==> flow/design.v <==
module decode(
	clk		,
	rst_n		,
	data_in	,
	data_out	
	);
	input clk;
	input rst_n;
	input [1:0] data_in;	 
	output reg data_out;
	wire [1:0] dis_00,dis_01,dis_10,dis_11;
	wire [31:0] add_1,add_2,add_3,add_4,add_5,add_6,add_7,add_8;
	reg [9:0]	path_s0,path_s1,path_s2,path_s3;   
	reg [31:0]	dis_s0,dis_s1,dis_s2,dis_s3;
	reg [19:0]count_clear;
	assign dis_00=data_in[1]+data_in[0];
	assign dis_01=data_in[1]+(data_in[0]^1'b1);
	assign dis_10=(data_in[1]^1'b1)+data_in[0];
	assign dis_11=(data_in[1]^1'b1)+(data_in[0]^1'b1);
	always @(posedge clk or negedge rst_n)
		if (rst_n==1'b0)
			count_clear<=20'b0;
		else if (count_clear>=20'd50000)
			count_clear<=20'b0;
		else
			count_clear<=count_clear+1'b1;
	assign add_1=dis_00+dis_s0;  
	assign add_2=dis_11+dis_s2;
	always @(posedge clk or negedge rst_n)
	begin
		if (rst_n==1'b0) 
			begin
				path_s0=10'b0;
				dis_s0=32'b0;
			end
		else if (count_clear==20'd50000)
			begin
				path_s0=10'b0;
				dis_s0=32'b0;
			end
		else if (add_1<=add_2)
			begin
				path_s0<={path_s0[8:0],1'b0};
				dis_s0<=add_1;
			end
		else 
			begin
				path_s0<={path_s2[8:0],1'b0};
				dis_s0<=add_2;
			end
	end
	assign add_3=dis_11+dis_s0;
	assign add_4=dis_00+dis_s2;
	always @(posedge clk or negedge rst_n)
	begin
		if (rst_n==1'b0) 
			begin
				path_s1=10'b0;
				dis_s1=32'b0;
			end
		else if (count_clear==20'd50000)
			begin
				path_s1=10'b0;
				dis_s1=32'b0;
			end
		else if (add_3<=add_4)
			begin
				path_s1<={path_s0[8:0],1'b1};
				dis_s1<=add_3;
			end
		else 
			begin
				path_s1<={path_s2[8:0],1'b1};
				dis_s1<=add_4;
			end
	end
	assign add_5=dis_01+dis_s1;
	assign add_6=dis_10+dis_s3;
	always @(posedge clk or negedge rst_n)
	begin
		if (rst_n==1'b0)
			begin
				path_s2=10'b0;
				dis_s2=32'b0;
			end
		else if (count_clear==20'd50000)
			begin
				path_s2=10'b0;
				dis_s2=32'b0;
			end
		else if (add_5<=add_6)
			begin
				path_s2<={path_s1[8:0],1'b0};
				dis_s2<=add_5;
			end
		else 
			begin
				path_s2<={path_s3[8:0],1'b0};
				dis_s2<=add_6;
			end
	end
	assign add_7=dis_10+dis_s1;
	assign add_8=dis_01+dis_s3;
	always @(posedge clk or negedge rst_n)
	begin
		if (rst_n==1'b0)
			begin
				path_s3=10'b0;
				dis_s3=32'b0;
			end
		else if (count_clear==20'd50000)
			begin
				path_s3=10'b0;
				dis_s3=32'b0;
			end
		else if (add_7<add_8)
			begin
				path_s3<={path_s1[8:0],1'b1};
				dis_s3<=add_7;
			end
		else 
			begin
				path_s3<={path_s3[8:0],1'b1};
				dis_s3<=add_8;
			end
	end
	always @(*)
	begin
		if ((dis_s0<=dis_s1)&&(dis_s0<=dis_s2)&&(dis_s0<=dis_s3))
			data_out<=path_s0[9];
		else if ((dis_s1<=dis_s0)&&(dis_s1<=dis_s2)&&(dis_s1<=dis_s3))
			data_out<=path_s1[9];
		else if ((dis_s2<=dis_s0)&&(dis_s2<=dis_s1)&&(dis_s2<=dis_s3))
			data_out<=path_s2[9];
		else  data_out<=path_s3[9];
	end
endmodule
==> Step by step through the tools: decode <==
The steps from the RTL of decode to its reports follow in flow order.
Line numbers count from 1 in the design file above.
Operators: Yosys type, input widths -> output width; for muxes data width and select width s.
Library cell names are shortened.
{ "design": {"design": "decode", "clock": "clk", "library": "sky130hd", "lib_corner": "tt_025C_1v80"} }

==> Word-level counts <==
Yosys after proc, flatten, opt, wreduce and memory -nomap, before mapping. Enables and synchronous resets that opt folds into registers are not counted as muxes. Memory bits, and registers merged into a memory's read port (data or address), are not among the register bits. Print and check cells are not counted. Equal cells are merged and count once.
{ "classes": {"n_logic": 2, "cmp": 14, "eq_ne": 1, "mux": 20, "addsub": 13, "reduce_and_logical": 6} }
{ "ops": {"columns": ["op", "count"], "rows": [
  ["$le 32x32->1", 12],
  ["$add 2x32->32", 8],
  ["$mux 32", 8],
  ["$mux 10", 8],
  ["$lt 32x32->1", 1],
  ["$add 20x1->20 const B", 1],
  ["$ge 20x16->1 const B", 1],
  ["$eq 20x16->1 const B", 1],
  ["$mux 20", 1],
  ["$add 1x1->2", 4],
  ["$logic_and 1x1->1", 6],
  ["$mux 1", 3],
  ["$not 1->1", 2]
]} }
{ "bits": {"register_bits": 188, "inputBits": 4, "output_inout_bits": 1, "elab_cells": 65} }

==> Depth <==
Yosys ltp: most cells in a row. Word level: on the elaborated netlist, between registers, memories and ports. Mapped: between sequential cells and ports; inverters and the memories' decode and read muxes count.
{ "logic_depth": {"depth_word": 6, "abc_area": 0, "depth_mapped": 23, "depth_no_buf": 20} }

==> Netlist <==
The flow's flattened synthesis, as Yosys stat reports it; memories are mapped. The netlist is that of the ABC_AREA named above (0 if unset); the other value can give another one.
The area totals of this step are shown rounded.
{ "mapped": {"n_buf": 87, "mapped_cells": 2293, "flip_flops": 182, "sequential_area_um2": 4600, "mapped_area_um2": 19000} }
{ "types": {"columns": ["cell", "count", "type_area_um2"], "rows": [
  ["dfrtp_1", 182, 4.55E+03],
  ["ha_1", 338, 4.23E+03],
  ["xnor2_1", 212, 1.86E+03],
  ["a211oi_1", 119, 893.357],
  ["nand2_1", 203, 761.981],
  ["nor3_1", 136, 680.653],
  ["nand4_1", 102, 638.112],
  ["a21oi_1", 124, 620.595],
  ["nor2_1", 138, 517.997],
  ["inv_1", 121, 454.186],
  ["a21o_1", 58, 435.418],
  ["nand3_1", 87, 435.418],
  ["xor2_1", 45, 394.128],
  ["mux2i_1", 35, 350.336],
  ["nor4_1", 56, 350.336],
  ["o21ai_0", 49, 245.235],
  ["clkbuf_1", 64, 240.23],
  ["and4_1", 19, 166.41]
]} }
Not listed: further types 55, cells in them 205.

==> Worst setup path after synthesis <==
Source: OpenSTA report_checks on the synthesized netlist (no wires, ideal clock, input and output delay 20% of the period each), path of least setup slack; recovery checks are left aside. Register names are those of the netlist, which keeps one name where synthesis merged equal registers.
{ "synth_path": {"path_type": "input to register", "startpoint": "input port data_in[0]", "endpoint": "register dis_s2[22]", "stages": 20, "required_time_ps": 5906, "arrival_ps": 5434, "path_delay_ps": 4328, "path_slack_ps": 472, "setup_ps": 94, "t_first_pin_ps": 1200, "input_delay_ps": 1200, "period_ps": 6000, "path_buffers": 2, "period_less_setup_slack_ps": 5528} }
"path_delay_ps" = arrival - input delay + setup time.
"stages": output pins that drive a net of the path, with the launching flip-flop's if there is one; two outputs of one cell count as two.
"period_less_setup_slack_ps" is the clock period less the worst setup slack; recovery checks do not enter. This is arithmetic on one report: input and output delays are still those of the set period (20% each).
Between the ends stands the longest chain of elaborated cells between them, by number of cells; it is not shown to be the way that was timed. Of several equally long chains one is given.
Each line given opens the expression or statement behind the cell; cells for indexed reads and writes are added by Yosys, which also makes memories of some case tables.
A register here has more assigning lines than the two given.
{ "synth_between": {"path_cell_list": "inv_1 ha_1 inv_1 ha_1 ha_1 a21oi_1 or2_2 clkbuf_1 nor4b_1 nand4_1 xnor2_1 ha_1 nand4_1 nor4_1 nand3_1 nand2_1 o21a_1 nand2_1 clkbuf_1 a211oi_1", "elab_chain_cells": 6, "cells_between": 8, "cone_lines": 6, "classes_between": "4 x add/sub; 1 x compare; 2 x mux; 1 x logic"} }
{ "synth_lines": {"columns": ["item", "line_no", "rtl"], "rows": [
  ["from (decl)", 9, "input [1:0] data_in;"],
  ["$not 1->1", null, null],
  ["$add 1x1->2", 17, "assign dis_01=data_in[1]+(data_in[0]^1'b1);"],
  ["$add 2x32->32", 77, "assign add_5=dis_01+dis_s1;"],
  ["$le 32x32->1", 91, "else if (add_5<=add_6)"],
  ["$mux 32", 91, null],
  ["$mux 32", 86, "else if (count_clear==20'd50000)"],
  ["to (assign)", 94, "dis_s2<=add_5;"],
  ["to (assign)", 99, "dis_s2<=add_6;"],
  ["to (decl)", 14, "reg [31:0] dis_s0,dis_s1,dis_s2,dis_s3;"]
]} }

==> Path in the finished layout <==
From the final timing report of flow run C: the path of least setup slack in the routed layout; clock arrival at registers is part of the times.
The path's times are printed in steps of 10 ps; the period is the one set.
{ "layout_path": {"path_type": "register to output", "startpoint": "register dis_s0[29]", "endpoint": "output port data_out", "required_time_ps": 4710, "stages": 12, "arrival_ps": 4510, "t_first_pin_ps": 500, "output_delay_ps": 1180, "path_slack_ps": 200, "path_buffers": 1, "period_ps": 5890} }
Between the ends stands the longest chain of elaborated cells between them, by number of cells; it is not shown to be the way that was timed. Of several equally long chains one is given.
A register here has more assigning lines than the two given.
{ "layout_between": {"path_cell_list": "dfrtp_1 inv_1 ha_1 and4_1 nand4_1 nor3_1 o41a_1 nor3b_1 a221oi_1 nor2_1 a211oi_1 clkdlybuf4s50_1", "elab_chain_cells": 6, "cells_between": 14, "cone_lines": 3, "classes_between": "5 x compare; 3 x mux; 6 x reduce/logical"} }
{ "layout_lines": {"columns": ["item", "line_no", "rtl"], "rows": [
  ["from (decl)", 14, "reg [31:0] dis_s0,dis_s1,dis_s2,dis_s3;"],
  ["from (assign)", 44, "dis_s0<=add_1;"],
  ["from (assign)", 49, "dis_s0<=add_2;"],
  ["$le 32x32->1", 133, "else if ((dis_s2<=dis_s0)&&(dis_s2<=dis_s1)&&(dis_s2<=dis_s3))"],
  ["$logic_and 1x1->1 (2 in a row)", 133, null],
  ["$mux 1", 133, null],
  ["$mux 1", 131, "else if ((dis_s1<=dis_s0)&&(dis_s1<=dis_s2)&&(dis_s1<=dis_s3))"],
  ["$mux 1", 129, "if ((dis_s0<=dis_s1)&&(dis_s0<=dis_s2)&&(dis_s0<=dis_s3))"],
  ["to (decl)", 10, "output reg data_out;"]
]} }

Memo
Re: implementation data of decode

Module decode, platform sky130hd: 6 stored runs of the flow (Yosys, OpenROAD) with differing settings, in no particular order. Input and output delays are each 20% of the period that was set; the output load is 0.01 pF.
"clock period achieved": clock period set for the run, less the worst setup slack. It is reckoned from that one timing run; input and output delays stay at 20% of the period that was set.
By "critical setup path time" is meant the share of the clock period that the worst setup path is allowed (20% is reserved at inputs, 20% at outputs), minus its slack. Clock arrival times at its registers enter into it.
"overall power" rests on the timing tool's default activity at the inputs, not on a simulated workload.
"critical setup path time" is given in steps of 10 ps.
Measured values are rounded.

==> flow run A: settings <==
{ "CAP_MARGIN": 30, "CELL_PAD_IN_SITES_GLOBAL_PLACEMENT": 3, "CORE_ASPECT_RATIO": 0.71, "CORE_MARGIN": 7, "CORE_UTILIZATION": 61, "CTS_CLUSTER_DIAMETER": 180, "PLACE_DENSITY": 0.6, "SETUP_SLACK_MARGIN": -0.38, "SLEW_MARGIN": 5, "period_ns": 6.0 }
==> flow run A: results <==
unfinished; error GPL-0301 in placement

==> flow run B: settings <==
{ "CAP_MARGIN": 30, "CELL_PAD_IN_SITES_DETAIL_PLACEMENT": 1, "CELL_PAD_IN_SITES_GLOBAL_PLACEMENT": 3, "CORE_ASPECT_RATIO": 0.71, "CORE_MARGIN": 7, "CORE_UTILIZATION": 61, "CTS_CLUSTER_DIAMETER": 62, "PLACE_DENSITY": 0.6, "SETUP_SLACK_MARGIN": -0.38, "SLEW_MARGIN": 5, "period_ns": 5.18 }
==> flow run B: results <==
unfinished; error GPL-0301 in placement

==> flow run C: settings <==
{ "CORE_UTILIZATION": 51, "PLACE_DENSITY": 0.6, "period_ns": 5.89, "CAP_MARGIN": 20, "CORE_MARGIN": 2, "SLEW_MARGIN": 20 }
==> flow run C: results <==
standard-cell area after layout: 22000 um2
worst-case hold slack: 470 ps
smallest setup slack: 200 ps
critical setup path time: 4510 ps
worst setup path type: register to output
chip area in the Yosys report: 19000 um2
overall power: 14000 µW
setup TNS: 0 ps
post-layout utilization: 60%
total die area: 40000 um2
clock period achieved: 5692 ps

==> flow run D: settings <==
{ "CAP_MARGIN": 35, "CELL_PAD_IN_SITES_GLOBAL_PLACEMENT": 3, "CORE_MARGIN": 7, "CTS_CLUSTER_DIAMETER": 195, "CTS_CLUSTER_SIZE": 28, "HOLD_SLACK_MARGIN": 0.18, "SLEW_MARGIN": 15, "period_ns": 6.0, "CORE_UTILIZATION": 40 }
==> flow run D: results <==
overall power: 13000 µW
chip area in the Yosys report: 19000 um2
smallest setup slack: 190 ps
total die area: 55000 um2
clock period achieved: 5810 ps
standard-cell area after layout: 22000 um2
setup TNS: 0 ps
post-layout utilization: 47%
worst-case hold slack: 470 ps
critical setup path time: 4610 ps
worst setup path type: input to register

==> flow run E: settings <==
{ "ABC_AREA": 1, "CAP_MARGIN": 25, "CELL_PAD_IN_SITES_DETAIL_PLACEMENT": 2, "CORE_UTILIZATION": 30, "CTS_CLUSTER_DIAMETER": 380, "GPL_ROUTABILITY_DRIVEN": 1, "GPL_TIMING_DRIVEN": 0, "MIN_ROUTING_LAYER": "met1", "PLACE_DENSITY": 0.93, "SETUP_SLACK_MARGIN": 1.26, "SLEW_MARGIN": 5, "period_ns": 7.34, "CORE_MARGIN": 2 }
==> flow run E: results <==
unfinished; error GRT-0232 in routing

==> flow run F: settings <==
{ "CAP_MARGIN": 35, "CELL_PAD_IN_SITES_GLOBAL_PLACEMENT": 1, "CORE_MARGIN": 7, "CTS_CLUSTER_DIAMETER": 195, "CTS_CLUSTER_SIZE": 28, "HOLD_SLACK_MARGIN": 0.18, "SETUP_SLACK_MARGIN": -0.24, "SLEW_MARGIN": 15, "period_ns": 6.0, "CORE_UTILIZATION": 40 }
==> flow run F: results <==
worst-case hold slack: 460 ps
standard-cell area after layout: 22000 um2
chip area in the Yosys report: 19000 um2
smallest setup slack: 140 ps
setup TNS: 0 ps
clock period achieved: 5857 ps
post-layout utilization: 46%
total die area: 55000 um2
overall power: 13000 µW
critical setup path time: 4660 ps
worst setup path type: input to register
